==> flow/design.v <==
module cordic_magphase #(
    parameter integer INPUT_WIDTH      = 16,
    parameter integer INT_WIDTH        = 32,
    parameter integer ITERATIONS       = 32,
    parameter integer GAIN_FRAC_BITS   = 28,
    parameter integer OUTPUT_FRAC_BITS = 14
) (
    input  wire                          clk,
    input  wire                          rst_n,
    input  wire                          start,
    input  wire signed [INPUT_WIDTH-1:0] x_in,
    input  wire signed [INPUT_WIDTH-1:0] y_in,
    output reg                           busy,
    output reg                           done,
    output reg  signed [INT_WIDTH-1:0]   magnitude,
    output reg  signed [INT_WIDTH-1:0]   phase
);
    localparam IDLE         = 2'd0;
    localparam ITERATE      = 2'd1;
    localparam POST_PROCESS = 2'd2;
    localparam DONE_STATE   = 2'd3;
    reg [1:0] state, state_next;
    reg signed [INT_WIDTH-1:0] x_reg, y_reg, x_next, y_next;
    reg signed [INT_WIDTH-1:0] z_reg, z_next;
    reg [5:0]                  iter_cnt, iter_cnt_next;
    reg signed [1:0] pi_correction, pi_correction_next;  
    localparam [31:0] PI_CONST32    = 32'h3243F6A8;  
    localparam [31:0] TWOPI_CONST32 = 32'h6487ED51;  
    localparam [31:0] K_INV32       = 32'd162600000;
    localparam signed [INT_WIDTH-1:0] PI_CONST    = {{(INT_WIDTH-32){PI_CONST32[31]}}, PI_CONST32};
    localparam signed [INT_WIDTH-1:0] TWOPI_CONST = {{(INT_WIDTH-32){TWOPI_CONST32[31]}}, TWOPI_CONST32};
    localparam signed [INT_WIDTH-1:0] K_INV       = {{(INT_WIDTH-32){K_INV32[31]}}, K_INV32};
    function signed [31:0] atan_lut;
        input [4:0] idx;
        begin
            case (idx)
                4'd0:  atan_lut = 32'sh0C90FDAA;
                4'd1:  atan_lut = 32'sh076B19C1;
                4'd2:  atan_lut = 32'sh03EB6EBF;
                4'd3:  atan_lut = 32'sh01FD5BA9;
                4'd4:  atan_lut = 32'sh00FFAAE0;
                4'd5:  atan_lut = 32'sh007FF55B;
                4'd6:  atan_lut = 32'sh003FFEA8;
                4'd7:  atan_lut = 32'sh001FFFDA;
                4'd8:  atan_lut = 32'sh000FFFEF;
                4'd9:  atan_lut = 32'sh0007FFFF;
                4'd10: atan_lut = 32'sh0003FFFF;
                4'd11: atan_lut = 32'sh0001FFFF;
                4'd12: atan_lut = 32'sh0000FFFF;
                4'd13: atan_lut = 32'sh00007FFF;
                4'd14: atan_lut = 32'sh00003FFF;
                4'd15: atan_lut = 32'sh00001FFF;  
                5'd16: atan_lut = 32'sh00000FFF;  
                5'd17: atan_lut = 32'sh000007FF;  
                5'd18: atan_lut = 32'sh000003FF;  
                5'd19: atan_lut = 32'sh000001FF;  
                5'd20: atan_lut = 32'sh000000FF;  
                5'd21: atan_lut = 32'sh0000007F;  
                5'd22: atan_lut = 32'sh0000003F;  
                5'd23: atan_lut = 32'sh0000001F;  
                5'd24: atan_lut = 32'sh0000000F;  
                5'd25: atan_lut = 32'sh00000007;  
                5'd26: atan_lut = 32'sh00000003;  
                5'd27: atan_lut = 32'sh00000001;  
                default: atan_lut = 32'sh00000000;  
            endcase
        end
    endfunction
    wire signed [47:0] mag_prod = x_reg * K_INV;  
    wire signed [INT_WIDTH-1:0] mag_corr = mag_prod >>> GAIN_FRAC_BITS;
    reg  signed [INT_WIDTH-1:0] phase_tmp;
    always @(posedge clk or negedge rst_n) begin
        if (!rst_n) begin
            state     <= IDLE;
            busy      <= 1'b0;
            done      <= 1'b0;
            x_reg     <= 0;
            y_reg     <= 0;
            z_reg     <= 0;
            iter_cnt  <= 0;
            magnitude <= 0;
            phase     <= 0;
            pi_correction <= 2'sd0;
        end else begin
            state    <= state_next;
            x_reg    <= x_next;
            y_reg    <= y_next;
            z_reg    <= z_next;
            iter_cnt <= iter_cnt_next;
            pi_correction <= pi_correction_next;
            busy     <= (state_next != IDLE) && (state_next != DONE_STATE);
            done     <= (state_next == DONE_STATE);
            if (state_next == DONE_STATE) begin
                magnitude <= ((mag_corr < 0) ? -mag_corr : mag_corr) << OUTPUT_FRAC_BITS;
                case (pi_correction)
                    -2'sd1: phase_tmp = z_next - PI_CONST;
                    2'sd0:  phase_tmp = z_next;
                    default: phase_tmp = z_next + PI_CONST;
                endcase
                if (phase_tmp > PI_CONST)
                    phase_tmp = phase_tmp - TWOPI_CONST;
                else if (phase_tmp < -PI_CONST)
                    phase_tmp = phase_tmp + TWOPI_CONST;
                phase <= phase_tmp;
            end
        end
    end
    always @* begin
        state_next          = state;
        x_next              = x_reg;
        y_next              = y_reg;
        z_next              = z_reg;
        iter_cnt_next       = iter_cnt;
        pi_correction_next  = pi_correction;
        case (state)
            IDLE, DONE_STATE: begin
                if (start) begin
                    x_next = {{(INT_WIDTH-INPUT_WIDTH){x_in[INPUT_WIDTH-1]}}, x_in};
                    y_next = {{(INT_WIDTH-INPUT_WIDTH){y_in[INPUT_WIDTH-1]}}, y_in};
                    if (x_next < 0) begin
                        x_next = -x_next;
                        y_next = -y_next;
                        pi_correction_next = (y_next >= 0) ? 2'sd1 : -2'sd1;
                    end else begin
                        pi_correction_next = 2'sd0;
                    end
                    z_next        = 0;
                    iter_cnt_next = 0;
                    state_next    = ITERATE;
                end else begin
                    state_next    = IDLE;
                end
            end
            ITERATE: begin
                if (iter_cnt < ITERATIONS) begin
                    if (y_reg >= 0) begin
                        x_next = x_reg + (y_reg >>> iter_cnt);
                        y_next = y_reg - (x_reg >>> iter_cnt);
                        z_next = z_reg + atan_lut(iter_cnt[4:0]);
                    end else begin
                        x_next = x_reg - (y_reg >>> iter_cnt);
                        y_next = y_reg + (x_reg >>> iter_cnt);
                        z_next = z_reg - atan_lut(iter_cnt[4:0]);
                    end
                    iter_cnt_next = iter_cnt + 1'b1;
                    if (iter_cnt == ITERATIONS-1)
                        state_next = POST_PROCESS;
                end else begin
                    state_next = POST_PROCESS;
                end
            end
            POST_PROCESS: begin
                state_next = DONE_STATE;
            end
            default: state_next = IDLE;
        endcase
    end
endmodule
# Tool chain data of cordic_magphase
# Tool output for the design above, in the order of the flow.
# Lines are those of the file above, counted from 1.
# Library cell names are shortened.
# Not given: -
# design
top_module,cordic_magphase
clock,clk
library,sky130hd
lib_corner,tt_025C_1v80

# Word level
# Yosys after proc, flatten, opt, wreduce and memory -nomap, before mapping. Memory bits, and registers merged into a memory's read port (data or address), are not among the register bits. Print and check cells are not counted.
# Memory sizes are those after Yosys's memory passes, which may raise the word count (mostly to a power of two), join words into wider ones and drop unused or constant bits.
# classes
n_addsub,14
mul,1
n_cmp,7
equal,9
shift,2
muxes,36
n_logic,2
n_reduce_logical,8
# op_table
cell,count
32-bit by 23-bit multiplier with 42-bit output with constant B,1
32-bit 2-to-1 mux,20
32-bit parallel mux with 2-bit select,3
32-bit adder,3
32-bit subtractor,3
32-bit parallel mux with 3-bit select,1
16-bit negator with 32-bit output,2
32-bit by 1-bit greater-or-equal comparator with 1-bit output with constant B,2
32-bit by 6-bit >>> shifter with 32-bit output,2
32-bit by 31-bit adder with 32-bit output with constant B,1
32-bit by 31-bit subtractor with 32-bit output with constant B,1
32-bit by 31-bit > comparator with 1-bit output with constant B,1
32-bit by 31-bit less-than comparator with 1-bit output with constant B,1
32-bit adder with constant B,1
32-bit subtractor with constant B,1
20-bit by 1-bit less-than comparator with 1-bit output with constant B,1
18-bit negator,1
18-bit 2-to-1 mux,1
16-bit by 1-bit less-than comparator with 1-bit output with constant B,1
6-bit parallel mux with 2-bit select,1
6-bit 2-to-1 mux,2
2-bit 2-to-1 mux,6
2-bit equality test with constant B,4
2-bit != test with constant B,3
6-bit by 1-bit adder with 6-bit output with constant B,1
6-bit by 5-bit equality test with 1-bit output with constant B,1
6-bit less-than comparator with constant B,1
2-bit parallel mux with 3-bit select,1
# Other operator kinds: 9; their cells: 12.
# word_totals
ff_bits,158
rom_bits,1792
memories,2
in_bits,35
out_inout_bits,66
elab_cells,91
# memory_table
memory,size,word_bits,rd,write_ports,line,rtl
(no name shown),32,28,1,0,36,case (idx)
(no name shown),32,28,1,0,36,

# Longest topological paths
# Longest topological path by Yosys (ltp), each cell counted once; first at word level (registers and memories cut), then after technology mapping (sequential cells cut; the memories' decode and read muxes count).
# logic_depth
ltp_word,14
abc_area,1
depth_mapped,58
ltp_nobuf,55

# Mapped cells and area
# Yosys stat after the flow's synthesis: flattened, memories mapped to cells. It holds for the ABC_AREA given above (unset counts as 0); a run with the other value may have another netlist.
# The area totals of this step are shown rounded.
# mapped
cell_count,5135
yosys_area_mm2,0.03265
sequential_area_mm2,0.004006
ff_cells,160
n_buf,167
# by_type
type,count,type_area_um2
nand2_1,1488,5.59E+03
ha_1,355,4441.76
dfrtp_1,158,3.95E+03
fa_1,175,3503.36
inv_1,783,2.94E+03
a21oi_1,320,1.6E+03
o21ai_0,287,1.44E+03
nor2_1,375,1407.6
nand3_1,263,1.32E+03
xor2_1,123,1.08E+03
xnor2_1,73,639.363
nand4_1,64,400.384
o21ai_1,77,385.37
mux2i_1,31,310.298
clkbuf_1,69,258.998
buf_2,49,245.235
a31oi_1,39,243.984
nor3_1,46,230.221
# Not listed: further types 46, cells in them 360.

# Worst setup path after synthesis
# Source: OpenSTA report_checks on the synthesized netlist (no wires, ideal clock, input and output delay 20% of the period each), path of least setup slack; recovery checks are left aside. Register names are those of the netlist, which keeps one name where synthesis merged equal registers.
# synth_path
path_type,input to register
startpoint,in start
endpoint,reg phase[1]
clock_period_ns,20.0
in_delay_ns,4.000
setup_time_ns,0.118
launch_ns,4.000
arrival_ns,7.214
t_required_ns,19.882
setup_slack_ns,12.668
path_delay_ns,3.332
path_stages,29
n_path_buf,3
synth_period_reached_ns,7.332
# "path_delay_ns" is the arrival time less input delay plus setup time.
# "path_stages": output pins that drive a net of the path, with the launching flip-flop's if there is one; two outputs of one cell count as two.
# "synth_period_reached_ns" = period - worst setup slack (recovery checks aside). The figure is calculated, with input and output delays left at 20% of the set period.
# The rows between start and end are the longest chain of elaborated cells between them; the timing report does not say that the signal goes this way. Where chains are equally long, one stands for them.
# Each line given opens the expression or statement behind the cell; cells for indexed reads and writes are added by Yosys, which also makes memories of some case tables.
# synth_via
cell_sequence,inv_1 -> buf_2 -> buf_1 -> a21oi_1 -> inv_1 -> nand2_1 -> inv_1 -> ha_1 -> a21oi_1 -> o21ai_0 -> a21oi_1 -> nand2_2 -> nand2_1 -> nand2_1 -> nand2_1 -> nand2_1 -> o21ai_2 -> nand2_1 -> clkinv_1 -> nand2_1 -> nor2_2 -> nand4_4 -> nand3_4 -> buf_6 -> nand2_1 -> o21ai_1 -> nand2_1 -> nand3_1 -> nand2_1
elab_chain_cells,8
cells_between,15
cone_classes,add/sub: 4; compare: 2; eq/ne: 1; mux: 8
# synth_rtl
item,line,rtl
start: declaration,10,"input  wire                          start,"
32-bit 2-to-1 mux,117,if (start) begin
32-bit parallel mux with 3-bit select,115,case (state)
32-bit by 31-bit adder with 32-bit output,98,default: phase_tmp = z_next + PI_CONST;
32-bit parallel mux with 2-bit select,95,case (pi_correction)
32-bit 2-to-1 mux,93,if (state_next == DONE_STATE) begin
32-bit by 31-bit less-than comparator with 1-bit output,102,else if (phase_tmp < -PI_CONST)
32-bit 2-to-1 mux,102,
32-bit 2-to-1 mux,100,if (phase_tmp > PI_CONST)
end: assignment,82,phase     <= 0;
end: assignment,104,phase <= phase_tmp;
end: declaration,16,output reg  signed [INT_WIDTH-1:0]   phase
# Some nets on the timed path still bear RTL names; the line given drives or declares the net.
# synth_nets
net,line
z_next[9],115

# Worst path after layout
# From the final timing report of run A: the path of least setup slack in the routed layout; clock arrival at registers is part of the times.
# layout_path
path_type,register to register
startpoint,reg iter_cnt[0]
endpoint,reg phase[11]
clock_period_ns,6.44
setup_time_ns,0.10
launch_ns,0.54
arrival_ns,7.18
t_required_ns,6.90
setup_slack_ns,-0.28
path_stages,53
n_path_buf,7
# The rows between start and end are the longest chain of elaborated cells between them; the timing report does not say that the signal goes this way. Where chains are equally long, one stands for them.
# A memory read counts as a cell of the chain, while the word-level depth stops at memories.
# layout_via
cell_sequence,dfrtp_4 -> buf_6 -> ha_4 -> inv_4 -> ha_4 -> nor2_4 -> nand2_1 -> o21a_1 -> inv_2 -> ha_4 -> nand2_4 -> nor2_4 -> nand2_4 -> o21ai_4 -> buf_12 -> xor2_1 -> ha_1 -> buf_6 -> (+17 left out) -> nand3_2 -> nand3_2 -> nand2_1 -> nand2_2 -> nand2_1 -> nand2_1 -> buf_6 -> nand2_4 -> nor3_4 -> nand4_1 -> nand3_2 -> nand3_4 -> buf_6 -> buf_16 -> nand2_4 -> nand2_2 -> nand2_2 -> nand2_1
elab_chain_cells,14
cells_between,29
cone_classes,add/sub: 6; compare: 3; eq/ne: 2; mux: 16; memory: 2
# layout_rtl
item,line,rtl
start: declaration,25,"reg [5:0]                  iter_cnt, iter_cnt_next;"
start: assignment,80,iter_cnt  <= 0;
start: assignment,89,iter_cnt <= iter_cnt_next;
memory read 32 x 28 bit,36,case (idx)
32-bit 2-to-1 mux,136,if (y_reg >= 0) begin
32-bit 2-to-1 mux,135,if (iter_cnt < ITERATIONS) begin
32-bit 2-to-1 mux,115,case (state)
32-bit subtractor,143,z_next = z_reg - atan_lut(iter_cnt[4:0]);
32-bit 2-to-1 mux,136,
32-bit 2-to-1 mux,135,
32-bit parallel mux with 3-bit select,115,
32-bit by 31-bit adder with 32-bit output,98,default: phase_tmp = z_next + PI_CONST;
32-bit parallel mux with 2-bit select,95,case (pi_correction)
32-bit 2-to-1 mux,93,if (state_next == DONE_STATE) begin
32-bit by 31-bit less-than comparator with 1-bit output,102,else if (phase_tmp < -PI_CONST)
32-bit 2-to-1 mux,102,
32-bit 2-to-1 mux,100,if (phase_tmp > PI_CONST)
end: assignment,82,phase     <= 0;
end: assignment,104,phase <= phase_tmp;
end: declaration,16,output reg  signed [INT_WIDTH-1:0]   phase
# Some nets on the timed path still bear RTL names; the line given drives or declares the net.
# layout_nets
net,line
z_next[21],115

# 6 stored runs of cordic_magphase in the flow (synthesis by Yosys, layout by OpenROAD, sky130hd cells), in arbitrary order. Constraints: input delay and output delay 20% of the set period each, output load 0.01 pF.
# "period_reached_ns": clock period set for the run, less the worst setup slack. It is reckoned from that one timing run; input and output delays stay at 20% of the period that was set.
# "worst_path_ns" is the time allowed to the run's worst setup path (the clock period less input and output delay, where it has them) less its slack. Clock arrival times count: a late capture clock shortens it, a late launch clock lengthens it.
# Results are given in rounded form.
# Settings: . = not set for that run.
# A result given as . is not shown for that run.
stored run,ABC_AREA,CAP_MARGIN,CELL_PAD_IN_SITES_DETAIL_PLACEMENT,CELL_PAD_IN_SITES_GLOBAL_PLACEMENT,CORE_ASPECT_RATIO,CORE_MARGIN,CORE_UTILIZATION,CTS_CLUSTER_DIAMETER,MAX_ROUTING_LAYER,MIN_ROUTING_LAYER,PLACE_DENSITY_LB_ADDON,SETUP_SLACK_MARGIN,TNS_END_PERCENT,period_ns,SLEW_MARGIN,CTS_CLUSTER_SIZE,GPL_TIMING_DRIVEN,HOLD_SLACK_MARGIN,worst_path_ns,critical_path_kind,finish.stdcell_area_mm2,period_reached_ns,hold_ws_ns,final_util_pct,design_die_area_mm2,total_negative_slack_ns,final_setup_ws_ns,synthesis_area_mm2
run A,1,0,2,1,0.85,10,19,112,met5,met2,0.11,0.49,80,6.44,20,.,.,.,6.72,register to register,0.0494,6.720,0.481,28.9,0.1889,-7.143,-0.280,0.03265
run B,0,20,2,3,0.73,7,71,367,met5,met1,0.11,0.49,65,6.44,20,.,.,.,.,.,.,.,.,.,.,.,.,.
run C,.,20,.,3,.,2,19,243,met4,.,0.13,.,.,20.0,5,88,0,0.02,12.89,register to register,0.03419,12.886,0.408,21.9,0.1604,0.000,7.114,0.02987
run D,.,20,.,.,.,2,40,.,.,.,.,.,.,10.7,20,.,.,.,8.84,register to register,0.03223,8.840,0.491,43.4,0.07687,0.000,1.860,0.02987
run E,.,20,.,3,.,2,40,.,met4,.,0.13,.,.,20.0,5,88,.,0.02,6.09,input to register,0.03222,10.091,0.494,43.4,0.07687,0.000,9.909,0.02987
run F,.,20,.,3,.,2,40,.,met4,.,.,.,.,20.0,20,88,.,.,6.16,input to register,0.03221,10.157,0.491,43.4,0.07687,0.000,9.843,0.02987
# Run B: not finished: placement ended with error FLW-0024
